==> flow/design.v <==
module adder #(parameter N = 64)
					(input logic [N-1:0] a, b,
					output logic [N-1:0] y);
	assign y = a + b;
endmodule
module alu (input logic [63:0] a, input logic [63:0] b, input logic [3:0] ALUControl,
				output logic [63:0] result, output logic zero);
	always_comb begin
		casez(ALUControl)
			4'b0000: result = a & b;
			4'b0001: result = a | b;
			4'b0010: result = a + b;
			4'b0110: result = a - b;
			4'b0111: result = b;
			default : result = 64'b1;
		endcase
		zero = result === '0 ? '1 : '0;
	end
endmodule
module aludec (input  logic [10:0] funct,  
					input  logic [1:0]  aluop,  
					output logic [3:0] alucontrol);  				
	always_comb
		if (aluop == 2'b00) alucontrol = 4'b0010;			 
		else if (aluop == 2'b01) alucontrol = 4'b0111; 	 
		else if((aluop == 2'b10)  & (funct == 11'b10001011000)) alucontrol = 4'b0010;	 
		else if((aluop == 2'b10)  & (funct == 11'b11001011000)) alucontrol = 4'b0110;	 
		else if((aluop == 2'b10)  & (funct == 11'b10001010000)) alucontrol = 4'b0000;	 
		else if((aluop == 2'b10)  & (funct == 11'b10101010000)) alucontrol = 4'b0001;	 
		else if((aluop == 2'b10)  & (funct == 11'b10010001000 || funct == 11'b10010001001)) alucontrol = 4'b0010;  
		else if((aluop == 2'b10)  & (funct == 11'b11010001000 || funct == 11'b11010001001)) alucontrol = 4'b0110;  
		else alucontrol = 4'b0000;
endmodule
module maindec(
    input logic [10:0] Op,
    output logic Reg2Loc, 
    output logic ALUSrc, 
    output logic MemtoReg, 
    output logic RegWrite, 
    output logic MemRead, 
    output logic MemWrite, 
    output logic Branch,
    output logic [1:0] ALUOp
);
    always_comb begin
        casez (Op)
            11'b111_1100_0010: {Reg2Loc, ALUSrc, MemtoReg, RegWrite, MemRead, MemWrite, Branch, ALUOp} = 9'b011110000; 
            11'b111_1100_0000: {Reg2Loc, ALUSrc, MemtoReg, RegWrite, MemRead, MemWrite, Branch, ALUOp} = 9'b110001000;
            11'b101_1010_0???: {Reg2Loc, ALUSrc, MemtoReg, RegWrite, MemRead, MemWrite, Branch, ALUOp} = 9'b100000101;
            11'b100_0101_1000, 
            11'b110_0101_1000, 
            11'b100_0101_0000, 
            11'b101_0101_0000: {Reg2Loc, ALUSrc, MemtoReg, RegWrite, MemRead, MemWrite, Branch, ALUOp} = 9'b000100010;
				11'b100_1000_100?,
				11'b110_1000_100?: {Reg2Loc, ALUSrc, MemtoReg, RegWrite, MemRead, MemWrite, Branch, ALUOp} = 9'b010100010;
            default: {Reg2Loc, ALUSrc, MemtoReg, RegWrite, MemRead, MemWrite, Branch, ALUOp} = 9'b000000000;
        endcase
    end
endmodule
module controller(input logic [10:0] instr,
						output logic [3:0] AluControl,						
						output logic reg2loc, regWrite, AluSrc, Branch,
											memtoReg, memRead, memWrite);
	logic [1:0] AluOp_s;
	maindec 	decPpal 	(.Op(instr), 
							.Reg2Loc(reg2loc), 
							.ALUSrc(AluSrc), 
							.MemtoReg(memtoReg), 
							.RegWrite(regWrite), 
							.MemRead(memRead), 
							.MemWrite(memWrite), 
							.Branch(Branch), 
							.ALUOp(AluOp_s));	
	aludec 	decAlu 	(.funct(instr), 
							.aluop(AluOp_s), 
							.alucontrol(AluControl));
endmodule
module flopr #(parameter N = 64) (input logic clk,
					input logic reset,
					input logic [N-1:0] d,
					output logic [N-1:0] q);
			always_ff @(posedge clk, posedge reset)
				if (reset) q <= 4'b0;
				else q <= d;
endmodule
module mux2 #(parameter N = 64)
				(input logic [N-1:0] d0, d1,
				input logic s,
				output logic [N-1:0] y);
	assign y = s ? d1 : d0;
endmodule
module sl2 #(parameter N = 64)
				(input logic [N-1:0] a,					
				output logic [N-1:0] y);
	assign y[0] = 1'b0;
	assign y[1] = 1'b0;
	assign y[63:2] = a[61:0];
endmodule
module signext(input logic [31:0] a, output logic [63:0] y);
	always_comb
		casez(a[31:21])
			11'b11111000010,  
			11'b11111000000:  
				y = {{55{a[20]}}, a[20:12]};  
			11'b10110100???:  
				y = {{45{a[23]}}, a[23:5]};  
			11'b100_1000_100?, 11'b110_1000_100?:  
				y = {{52{a[21]}}, a[21:10]};  
			default: y = 0;
		endcase
endmodule
module regfile(input logic clk, input logic we3, input logic [4:0] ra1,
					input logic [4:0] ra2, input logic [4:0] wa3, input logic [63:0] wd3,
					output logic [63:0] rd1, output logic [63:0] rd2);
	logic [63:0] registers [0:30];
	always @(*) begin
	  rd1 <= (ra1 == 5'd31) ? 64'd0 : registers[ra1];
	  rd2 <= (ra2 == 5'd31) ? 64'd0 : registers[ra2];
	end
	always_ff @(posedge clk) begin
	  if (we3 == 1 && wa3 != 5'd31) begin
			registers[wa3] <= wd3;
	  end
	end
endmodule
module fetch #(parameter N = 64)(input logic PCSrc_F,clk,reset,
					input logic [N-1:0] PCBranch_F,
					output logic [N-1:0] imem_addr_F);
	logic [N-1:0] add_out;
	logic [N-1:0] mux2_out;
	mux2 #(N) mux(add_out, PCBranch_F, PCSrc_F, mux2_out);
	flopr #(N) pc(clk, reset, mux2_out, imem_addr_F);
	adder #(N) add(imem_addr_F, N'('d4), add_out);
endmodule
module decode #(parameter N = 64)
					(input logic regWrite_D, reg2loc_D, clk,
					input logic [N-1:0] writeData3_D,
					input logic [31:0] instr_D,
					output logic [N-1:0] signImm_D, readData1_D, readData2_D, 
					input logic [4:0] wa3_D);  
	logic [4:0] ra2;			
	mux2 	#(5) 	ra2mux	(.d0(instr_D[20:16]), .d1(instr_D[4:0]), .s(reg2loc_D), .y(ra2));
	regfile 		registers(.clk(clk), .we3(regWrite_D), .ra1(instr_D[9:5]), .ra2(ra2), .wa3(wa3_D), 
								 .wd3(writeData3_D), .rd1(readData1_D), .rd2(readData2_D));
	signext 		ext		(.a(instr_D), .y(signImm_D));	
endmodule
module execute #(parameter N = 64)  
(
					input logic AluSrc,
					input logic [3:0] AluControl,
					input logic [N-1:0] PC_E, signImm_E, readData1_E, readData2_E,
					output logic [N-1:0] PCBranch_E, aluResult_E, writeData_E,
					output logic zero_E
	);
	logic [N-1:0] MUX_out;
	logic [N-1:0] sl2_out;
	sl2 sl2(signImm_E,sl2_out);
	mux2 mux(readData2_E, signImm_E, AluSrc, MUX_out);
	adder adder(PC_E,sl2_out,PCBranch_E);
	alu alu(readData1_E,MUX_out,AluControl,aluResult_E, zero_E);
	assign writeData_E = readData2_E;
endmodule
module memory 	(input logic Branch_M, zero_M,					
					output logic PCSrc_M);
	assign PCSrc_M = Branch_M & zero_M;
endmodule
module writeback #(parameter N = 64)
					(input logic [N-1:0] aluResult_W, DM_readData_W,
					input logic memtoReg,
					output logic [N-1:0] writeData3_W);					
	mux2 #(64) MtoRmux (.d0(aluResult_W), .d1(DM_readData_W), .s(memtoReg), .y(writeData3_W));
endmodule
module datapath #(parameter N = 64)
					(input logic reset, clk,
					input logic reg2loc,									
					input logic AluSrc,
					input logic [3:0] AluControl,
					input logic	Branch,
					input logic memRead,
					input logic memWrite,
					input logic regWrite,	
					input logic memtoReg,									
					input logic [31:0] IM_readData,
					input logic [N-1:0] DM_readData,
					output logic [N-1:0] IM_addr, DM_addr, DM_writeData,
					output logic DM_writeEnable, DM_readEnable );					
	logic PCSrc;
	logic [N-1:0] PCBranch_E, aluResult_E, writeData_E, writeData3; 
	logic [N-1:0] signImm_D, readData1_D, readData2_D;
	logic zero_E;
	logic [95:0] qIF_ID;
	logic [270:0] qID_EX;
	logic [202:0] qEX_MEM;
	logic [134:0] qMEM_WB;
	fetch 	#(64) 	FETCH 	(.PCSrc_F(PCSrc),
										.clk(clk),
										.reset(reset),
										.PCBranch_F(qEX_MEM[197:134]),
										.imem_addr_F(IM_addr));								
	flopr 	#(96)		IF_ID 	(.clk(clk),
										.reset(reset), 
										.d({IM_addr, IM_readData}),
										.q(qIF_ID));
	decode 	#(64) 	DECODE 	(.regWrite_D(qMEM_WB[134]),
										.reg2loc_D(reg2loc), 
										.clk(clk),
										.writeData3_D(writeData3),
										.instr_D(qIF_ID[31:0]), 
										.signImm_D(signImm_D), 
										.readData1_D(readData1_D),
										.readData2_D(readData2_D),
										.wa3_D(qMEM_WB[4:0]));				
	flopr 	#(271)	ID_EX 	(.clk(clk),
										.reset(reset), 
										.d({AluSrc, AluControl, Branch, memRead, memWrite, regWrite, memtoReg,	
											qIF_ID[95:32], signImm_D, readData1_D, readData2_D, qIF_ID[4:0]}),
										.q(qID_EX));	
	execute 	#(64) 	EXECUTE 	(.AluSrc(qID_EX[270]),
										.AluControl(qID_EX[269:266]),
										.PC_E(qID_EX[260:197]), 
										.signImm_E(qID_EX[196:133]), 
										.readData1_E(qID_EX[132:69]), 
										.readData2_E(qID_EX[68:5]), 
										.PCBranch_E(PCBranch_E), 
										.aluResult_E(aluResult_E), 
										.writeData_E(writeData_E), 
										.zero_E(zero_E));											
	flopr 	#(203)	EX_MEM 	(.clk(clk),
										.reset(reset), 
										.d({qID_EX[265:261], PCBranch_E, zero_E, aluResult_E, writeData_E, qID_EX[4:0]}),
										.q(qEX_MEM));	
	memory				MEMORY	(.Branch_M(qEX_MEM[202]), 
										.zero_M(qEX_MEM[133]), 
										.PCSrc_M(PCSrc));
	assign DM_writeData = qEX_MEM[68:5];
	assign DM_addr = qEX_MEM[132:69];
	assign DM_writeEnable = qEX_MEM[200];
	assign DM_readEnable = qEX_MEM[201];
	flopr 	#(135)	MEM_WB 	(.clk(clk),
										.reset(reset), 
										.d({qEX_MEM[199:198], qEX_MEM[132:69],	DM_readData, qEX_MEM[4:0]}),
										.q(qMEM_WB));
	writeback #(64) 	WRITEBACK (.aluResult_W(qMEM_WB[132:69]), 
										.DM_readData_W(qMEM_WB[68:5]), 
										.memtoReg(qMEM_WB[133]), 
										.writeData3_W(writeData3));		
endmodule
module processor_arm #(parameter N = 64)
							(input logic CLOCK_50, reset,
							output logic [N-1:0] IM_addr,
							input  logic [31:0] IM_readData,
							output logic [N-1:0] DM_writeData, DM_addr,
							output logic DM_writeEnable, DM_readEnable,
							input  logic [N-1:0] DM_readData);
	logic [31:0] q;
	logic [3:0] AluControl;
	logic reg2loc, regWrite, AluSrc, Branch, memtoReg, memRead, memWrite;
	logic [10:0] instr;
	assign q = IM_readData;
	controller 		c 			(.instr(instr), 
									.AluControl(AluControl), 
									.reg2loc(reg2loc), 
									.regWrite(regWrite), 
									.AluSrc(AluSrc), 
									.Branch(Branch),
									.memtoReg(memtoReg), 
									.memRead(memRead), 
									.memWrite(memWrite));
	datapath #(64) dp 		(.reset(reset), 
									.clk(CLOCK_50), 
									.reg2loc(reg2loc), 
									.AluSrc(AluSrc), 
									.AluControl(AluControl), 
									.Branch(Branch), 
									.memRead(memRead),
									.memWrite(memWrite), 
									.regWrite(regWrite), 
									.memtoReg(memtoReg), 
									.IM_readData(q), 
									.DM_readData(DM_readData), 
									.IM_addr(IM_addr), 
									.DM_addr(DM_addr), 
									.DM_writeData(DM_writeData), 
									.DM_writeEnable(DM_writeEnable), 
									.DM_readEnable(DM_readEnable));				
	flopr #(11)		IF_ID_TOP(.clk(CLOCK_50),
									.reset(reset), 
									.d(q[31:21]), 
									.q(instr));
endmodule
Memo
Re: synthesis data of processor_arm

Step by step through the tools: processor_arm
Tool output for the design above before and after an edit, in the order of the flow.
"orig" refers to lines of the RTL above, "edited" to lines of the edited file.
"diff" is "edited" less "orig", of the values as shown; "change_rel_pct" is that difference over "orig", in percent.
Operators carry their Yosys type and port widths (W data, S select, Z words).
Cell names lack the library's common part.
{ "setup": {"top": "processor_arm", "clk_port": "CLOCK_50", "lib": "sky130hd", "pvt_corner": "tt_025C_1v80"} }

Edit of the RTL
Unified diff, file above to edited file.
The edited RTL no longer does the same as the RTL above: the edit was made by script, with no optimisation intended.
begin of diff
@@ -11,5 +11,5 @@
 			4'b0001: result = a | b;
 			4'b0010: result = a + b;
-			4'b0110: result = a - b;
+			4'b0110: result = a ^ b;
 			4'b0111: result = b;
 			default : result = 64'b1;
end of diff

Word level
Yosys after proc, flatten, opt, wreduce and memory -nomap, before mapping. Enables and synchronous resets that opt folds into registers are not counted as muxes. Memory bits, and registers merged into a memory's read port (data or address), are not among the register bits. Print and check cells are not counted. Equal cells are merged and count once.
Yosys's memory passes give these memory sizes; they may raise the number of words (mostly to a power of two), join words into wider ones and drop unused or constant bits.
{ "word_totals": {"columns": ["item", "orig", "edited", "diff", "change_rel_pct"], "rows": [
  ["memories", 1, 1, 0, 0.00],
  ["ram_bits", 1984, 1984, 0, 0.00],
  ["latchBits", 0, 0, 0, null],
  ["clocked_rd_ports_x_width", 0, 0, 0, null],
  ["elab_cells", 78, 78, 0, 0.00],
  ["rom_bits", 0, 0, 0, null],
  ["inputBits", 98, 98, 0, 0.00],
  ["output_inout_bits", 194, 194, 0, 0.00],
  ["reg_bits", 780, 780, 0, 0.00]
]} }
{ "classes": {"columns": ["item", "orig", "edited", "diff", "change_rel_pct"], "rows": [
  ["muxes", 21, 21, 0, 0.00],
  ["n_shift", 0, 0, 0, null],
  ["addsub", 4, 3, -1, -25.00],
  ["reduce_and_logical", 9, 9, 0, 0.00],
  ["div_mod_pow", 0, 0, 0, null],
  ["bitwise", 9, 10, 1, 11.11],
  ["mul", 0, 0, 0, null],
  ["equal", 28, 28, 0, 0.00],
  ["n_cmp", 0, 0, 0, null]
]} }
{ "mem_list": {"columns": ["item", "orig", "edited"], "rows": [
  ["memory_list", "dp.DECODE.registers.registers 31 x 64 bit 2R1W", "dp.DECODE.registers.registers 31 x 64 bit 2R1W"]
]} }
{ "op_table": {"columns": ["cell", "orig", "edited", "diff", "change_rel_pct"], "rows": [
  ["$sub A64 B64 Y64", 1, 0, -1, -100.00],
  ["$xor A64 B64 Y64", 0, 1, 1, null]
]} }
Operator kinds equal on both sides are left out: 29.

Longest topological paths
Depth = most cells in a row (Yosys ltp): at word level without a register or memory, in the mapped netlist without a sequential cell, where the memories' decode and read muxes count.
{ "logic_depth": {"columns": ["item", "orig", "edited", "diff", "change_rel_pct"], "rows": [
  ["depth_word", 13, 13, 0, 0.00],
  ["abc_area", "0", "0", null, null],
  ["ltp_mapped", 30, 20, -10, -33.33],
  ["depth_no_buf", 27, 17, -10, -37.04]
]} }

Synthesis result
The flow's flattened synthesis, as Yosys stat reports it; memories are mapped. The netlist is that of the ABC_AREA named above (0 if unset); the other value can give another one.
{ "synth_totals": {"columns": ["item", "orig", "edited", "diff", "change_rel_pct"], "rows": [
  ["area_um2", 127791.3, 127046.8, -744.5, -0.58],
  ["buf_cells", 855, 825, -30, -3.51],
  ["cells", 10120, 9958, -162, -1.60],
  ["seqArea_um2", 77619.4, 77619.4, 0.0, 0.00],
  ["flip_flops", 2705, 2705, 0, 0.00]
]} }
{ "types": {"columns": ["type", "orig", "edited", "diff", "change_rel_pct"], "rows": [
  ["nand3_1", 577, 832, 255, 44.19],
  ["clkbuf_1", 613, 448, -165, -26.92],
  ["a311oi_1", 386, 222, -164, -42.49],
  ["nor2_1", 391, 237, -154, -39.39],
  ["nand2_1", 2265, 2167, -98, -4.33],
  ["inv_1", 82, 175, 93, 113.41],
  ["buf_2", 20, 110, 90, 450.00],
  ["o22ai_1", 11, 87, 76, 690.91],
  ["ha_1", 128, 199, 71, 55.47],
  ["a211oi_1", 83, 18, -65, -78.31],
  ["xnor2_1", 124, 69, -55, -44.35],
  ["maj3_1", 52, 0, -52, -100.00],
  ["a31oi_1", 155, 104, -51, -32.90],
  ["and3_1", 218, 173, -45, -20.64],
  ["a31o_2", 2, 45, 43, 2150.00],
  ["xor2_1", 94, 64, -30, -31.91],
  ["buf_1", 89, 114, 25, 28.09],
  ["a22oi_1", 40, 18, -22, -55.00]
]} }
Cell types equal on both sides are left out: 11.
Not every row of either side is listed.
The figures by module come from a second, unflattened synthesis with its own total; it is not the netlist above.
{ "unflattened": {"columns": ["item", "orig", "edited", "diff", "change_rel_pct"], "rows": [
  ["hier_cells", 8426, 8613, 187, 2.22],
  ["hier_area_um2", 132025.4, 132542.1, 516.7, 0.39]
]} }
Rows give one instance, submodules left out.
{ "modules_orig": {"columns": ["mod", "seq_area_um2", "cells", "n_inst", "mod_area_um2"], "rows": [
  ["regfile", 59577.1, 4879, 1, 91901.9],
  ["alu", 0.0, 1120, 1, 7495.9],
  ["flopr #(N=271)", 6781.5, 272, 1, 6785.3],
  ["flopr #(N=203)", 5079.9, 204, 1, 5083.6],
  ["adder #(N=64)", 0.0, 579, 1, 3902.5],
  ["adder", 0.0, 579, 1, 3902.5],
  ["flopr #(N=135)", 3378.2, 136, 1, 3382.0],
  ["flopr #(N=96)", 2402.3, 97, 1, 2406.1],
  ["mux2 #(N=64)", 0.0, 71, 2, 1077.3],
  ["flopr #(N=64)", 1601.5, 65, 1, 1605.3],
  ["mux2", 0.0, 71, 1, 1077.3],
  ["signext", 0.0, 97, 1, 750.7],
  ["sl2", 0.0, 65, 1, 484.2],
  ["execute #(N=64)", 0.0, 64, 1, 480.5]
]} }
orig: Modules not listed: 11.
{ "modules_edited": {"columns": ["mod", "seq_area_um2", "cells", "n_inst", "mod_area_um2"], "rows": [
  ["regfile", 59577.1, 4879, 1, 91901.9],
  ["alu", 0.0, 1298, 1, 7992.7],
  ["flopr #(N=271)", 6781.5, 272, 1, 6785.3],
  ["flopr #(N=203)", 5079.9, 204, 1, 5083.6],
  ["adder", 0.0, 588, 1, 3922.5],
  ["adder #(N=64)", 0.0, 579, 1, 3902.5],
  ["flopr #(N=135)", 3378.2, 136, 1, 3382.0],
  ["flopr #(N=96)", 2402.3, 97, 1, 2406.1],
  ["mux2 #(N=64)", 0.0, 71, 2, 1077.3],
  ["flopr #(N=64)", 1601.5, 65, 1, 1605.3],
  ["mux2", 0.0, 71, 1, 1077.3],
  ["signext", 0.0, 97, 1, 750.7],
  ["sl2", 0.0, 65, 1, 484.2],
  ["execute #(N=64)", 0.0, 64, 1, 480.5]
]} }
edited: Modules not listed: 11.

Timing after synthesis
Source: OpenSTA report_checks on the synthesized netlist (no wires, ideal clock, input and output delay 20% of the period each), path of least setup slack; recovery checks are left aside. Register names are those of the netlist, which keeps one name where synthesis merged equal registers.
{ "synth_path": {"columns": ["item", "orig", "edited", "diff", "change_rel_pct"], "rows": [
  ["path_type", "register to register", "register to register", null, null],
  ["startpoint", "reg dp.ID_EX.q[270]", "reg dp.ID_EX.q[196]", null, null],
  ["endpoint", "reg dp.EX_MEM.q[133]", "reg dp.EX_MEM.q[133]", null, null],
  ["n_path_buf", 3, 3, 0, 0.00],
  ["period_ps", 10000, 10000, 0, 0.00],
  ["t_arrival_ps", 7476, 5162, -2314, -30.95],
  ["required_ps", 9904, 9928, 24, 0.24],
  ["stages", 31, 19, -12, -38.71],
  ["path_slack_ps", 2428, 4766, 2338, null],
  ["t_first_pin_ps", 0, 0, 0, null],
  ["path_delay_ps", 7572, 5234, -2338, -30.88],
  ["synth_period_reached_ps", 7572, 5234, -2338, -30.88]
]} }
"path_delay_ps" is the arrival time less input delay plus setup time.
"stages" counts driving pins, that of a launching flip-flop among them; a cell with two outputs on the path counts twice.
"synth_period_reached_ps" is the clock period less the worst setup slack; recovery checks do not enter. This is arithmetic on one report: input and output delays are still those of the set period (20% each).
Between the ends stands the longest chain of elaborated cells between them, by number of cells; it is not shown to be the way that was timed. Of several equally long chains one is given.
Each line given opens the expression or statement behind the cell; cells for indexed reads and writes are added by Yosys, which also makes memories of some case tables.
{ "synth_between_orig": {"cell_sequence": "dfrtp_1 > buf_6 > buf_2 > mux2_2 > inv_1 > ha_1 > o21ai_0 > o21bai_1 > nor4_2 > and3_1 > nand3_1 > nand3b_1 > or4_1 > nor3_1 > o2111ai_1 > nand2_1 > xor2_1 > ha_1 > clkbuf_1 > a21o_1 > a21o_1 > a221oi_1 > o21ai_0 > a2111oi_0 > o31ai_1 > xnor2_1 > a221o_1 > or4b_1 > or4_1 > or4_1 > nor4_2", "elab_chain_len": 5, "cells_between": 8, "cone_lines": 7, "cone_classes": "add/sub (2); eq/ne (1); mux (3); logic (2)"} }
{ "synth_lines_orig": {"columns": ["item", "line_no", "text"], "rows": [
  ["start: declaration", 81, "output logic [N-1:0] q);"],
  ["start: assignment", 83, "if (reset) q <= 4'b0;"],
  ["start: assignment", 84, "else q <= d;"],
  ["$mux W64", 90, "assign y = s ? d1 : d0;"],
  ["$sub A64 B64 Y64", 13, "4'b0110: result = a - b;"],
  ["$pmux W64 S5", 9, "casez(ALUControl)"],
  ["$eqx A64 B1 Y1", 17, "zero = result === '0 ? '1 : '0;"],
  ["$mux W1", 17, null],
  ["end: assignment", 83, null],
  ["end: assignment", 84, null],
  ["end: declaration", 81, null]
]} }
Some nets on the timed path still bear RTL names; the line given drives or declares the net.
{ "synth_named_nets_orig": {"columns": ["signal", "line_no"], "rows": [
  ["dp.EXECUTE.alu.result[63]", 9]
]} }
{ "synth_between_edited": {"cell_sequence": "dfrtp_1 > and2_1 > clkbuf_1 > clkbuf_1 > clkbuf_1 > a21oi_1 > ha_1 > a21oi_2 > o21ai_0 > a211o_1 > a21o_1 > a211oi_4 > o31a_1 > o311ai_1 > or3_1 > or4_1 > nor4_2 > nand4_1 > nor2_1", "elab_chain_len": 5, "cells_between": 8, "cone_lines": 7, "cone_classes": "add/sub (1); eq/ne (1); mux (3); logic (3)"} }
{ "synth_lines_edited": {"columns": ["item", "line_no", "text"], "rows": [
  ["start: declaration", 81, "output logic [N-1:0] q);"],
  ["start: assignment", 83, "if (reset) q <= 4'b0;"],
  ["start: assignment", 84, "else q <= d;"],
  ["$mux W64", 90, "assign y = s ? d1 : d0;"],
  ["$add A64 B64 Y64", 12, "4'b0010: result = a + b;"],
  ["$pmux W64 S5", 9, "casez(ALUControl)"],
  ["$eqx A64 B1 Y1", 17, "zero = result === '0 ? '1 : '0;"],
  ["$mux W1", 17, null],
  ["end: assignment", 83, null],
  ["end: assignment", 84, null],
  ["end: declaration", 81, null]
]} }
{ "synth_named_nets_edited": {"columns": ["signal", "line_no"], "rows": [
  ["dp.EXECUTE.alu.result[49]", 9]
]} }

Timing after layout
From the final timing report of the runs of set A: the path of least setup slack in the routed layout; clock arrival at registers is part of the times.
The report prints the path's times to 10 ps; the period is as set.
{ "layout_path": {"columns": ["item", "orig", "edited", "diff", "change_rel_pct"], "rows": [
  ["path_type", "register to register", "register to register", null, null],
  ["startpoint", "reg dp.ID_EX.q[270]", "reg dp.ID_EX.q[196]", null, null],
  ["endpoint", "reg dp.EX_MEM.q[133]", "reg dp.EX_MEM.q[133]", null, null],
  ["stages", 26, 17, -9, -34.62],
  ["required_ps", 10340, 10340, 0, 0.00],
  ["t_first_pin_ps", 920, 890, -30, -3.26],
  ["path_slack_ps", 460, 3520, 3060, null],
  ["t_arrival_ps", 9880, 6820, -3060, -30.97],
  ["n_path_buf", 2, 1, -1, -50.00],
  ["period_ps", 9500, 9500, 0, 0.00]
]} }
Between the ends stands the longest chain of elaborated cells between them, by number of cells; it is not shown to be the way that was timed. Of several equally long chains one is given.
{ "layout_between_orig": {"cell_sequence": "dfrtp_4 > buf_6 > mux2i_1 > o211ai_1 > nor3_1 > nand4_1 > buf_4 > nor2_1 > nand4b_1 > or3b_2 > o31ai_1 > o21ai_0 > xnor2_1 > ha_1 > a21oi_1 > o21ai_0 > a221oi_1 > o21ai_0 > a2111oi_1 > o31ai_1 > xnor2_1 > a221o_1 > or4b_1 > or4_1 > or4_1 > nor4_2", "elab_chain_len": 5, "cells_between": 8, "cone_lines": 7, "cone_classes": "add/sub (2); eq/ne (1); mux (3); logic (2)"} }
{ "layout_lines_orig": {"columns": ["item", "line_no", "text"], "rows": [
  ["start: declaration", 81, "output logic [N-1:0] q);"],
  ["start: assignment", 83, "if (reset) q <= 4'b0;"],
  ["start: assignment", 84, "else q <= d;"],
  ["$mux W64", 90, "assign y = s ? d1 : d0;"],
  ["$sub A64 B64 Y64", 13, "4'b0110: result = a - b;"],
  ["$pmux W64 S5", 9, "casez(ALUControl)"],
  ["$eqx A64 B1 Y1", 17, "zero = result === '0 ? '1 : '0;"],
  ["$mux W1", 17, null],
  ["end: assignment", 83, null],
  ["end: assignment", 84, null],
  ["end: declaration", 81, null]
]} }
Some nets on the timed path still bear RTL names; the line given drives or declares the net.
{ "layout_named_nets_orig": {"columns": ["signal", "line_no"], "rows": [
  ["dp.EXECUTE.alu.result[63]", 9]
]} }
{ "layout_between_edited": {"cell_sequence": "dfrtp_2 > buf_4 > and2_4 > a21oi_1 > ha_1 > a21oi_1 > o21ai_0 > a2111oi_0 > o2111ai_1 > nand3_1 > xor2_1 > o21ai_0 > or3_1 > nor4_1 > nor4b_1 > nand4_1 > nor2_1", "elab_chain_len": 5, "cells_between": 8, "cone_lines": 7, "cone_classes": "add/sub (1); eq/ne (1); mux (3); logic (3)"} }
{ "layout_lines_edited": {"columns": ["item", "line_no", "text"], "rows": [
  ["start: declaration", 81, "output logic [N-1:0] q);"],
  ["start: assignment", 83, "if (reset) q <= 4'b0;"],
  ["start: assignment", 84, "else q <= d;"],
  ["$mux W64", 90, "assign y = s ? d1 : d0;"],
  ["$add A64 B64 Y64", 12, "4'b0010: result = a + b;"],
  ["$pmux W64 S5", 9, "casez(ALUControl)"],
  ["$eqx A64 B1 Y1", 17, "zero = result === '0 ? '1 : '0;"],
  ["$mux W1", 17, null],
  ["end: assignment", 83, null],
  ["end: assignment", 84, null],
  ["end: declaration", 81, null]
]} }
{ "layout_named_nets_edited": {"columns": ["signal", "line_no"], "rows": [
  ["dp.EXECUTE.alu.result[33]", 9]
]} }

Layout results
Runs of the flow (Yosys, OpenROAD) on both versions; the two runs of a pair have the same settings. The constraints put input and output delay at 20% of the set period each and load the outputs with 0.01 pF.
{ "settings_set_A": {"CORE_UTILIZATION": 40, "period_ns": 9.5, "CAP_MARGIN": 20, "CORE_MARGIN": 2, "SLEW_MARGIN": 20} }
{ "results_set_A": {"columns": ["item", "orig", "edited", "diff", "change_rel_pct"], "rows": [
  ["timing.achieved_period_ps", 9040, 5981, -3059, -33.84],
  ["totalPower_uw", 31582, 31511, -71, -0.22],
  ["fin_util_pct", 45.4, 45.6, 0.2, null],
  ["fin_tns_ps", 0, 0, 0, null],
  ["ws_setup_ps", 460, 3519, 3059, null],
  ["synth_area_um2", 127791.3, 127046.8, -744.5, -0.58],
  ["stdcell_area_um2", 144532.0, 143849.0, -683.0, -0.47],
  ["design_die_area_um2", 324017.0, 322141.0, -1876.0, -0.58],
  ["worst_hold_slack_ps", 334, 346, 12, null]
]} }
{ "settings_set_B": {"CORE_MARGIN": 5, "CORE_UTILIZATION": 20, "CTS_CLUSTER_DIAMETER": 81, "MIN_ROUTING_LAYER": "met1", "PLACE_DENSITY": 0.48, "SETUP_SLACK_MARGIN": 0.04, "period_ns": 15.4, "CAP_MARGIN": 20, "SLEW_MARGIN": 20} }
{ "results_set_B": {"columns": ["item", "orig", "edited", "diff", "change_rel_pct"], "rows": [
  ["timing.achieved_period_ps", 9788, 5883, -3905, -39.90],
  ["totalPower_uw", 19582, 19132, -450, -2.30],
  ["fin_util_pct", 23.5, 23.5, 0.0, null],
  ["fin_tns_ps", 0, 0, 0, null],
  ["ws_setup_ps", 5612, 9517, 3905, null],
  ["synth_area_um2", 127791.3, 127046.8, -744.5, -0.58],
  ["stdcell_area_um2", 149697.0, 148629.0, -1068.0, -0.71],
  ["design_die_area_um2", 655039.0, 651273.0, -3766.0, -0.57],
  ["worst_hold_slack_ps", 336, 340, 4, null]
]} }
By "timing.achieved_period_ps" is meant the clock period of the run minus its worst setup slack. This is arithmetic on one report: input and output delays are still those of the set period (20% each).
By "totalPower_uw" is meant OpenSTA's value without simulated activity: inputs other than the clock are taken to toggle once in ten clock periods, and the tool carries that through the logic.
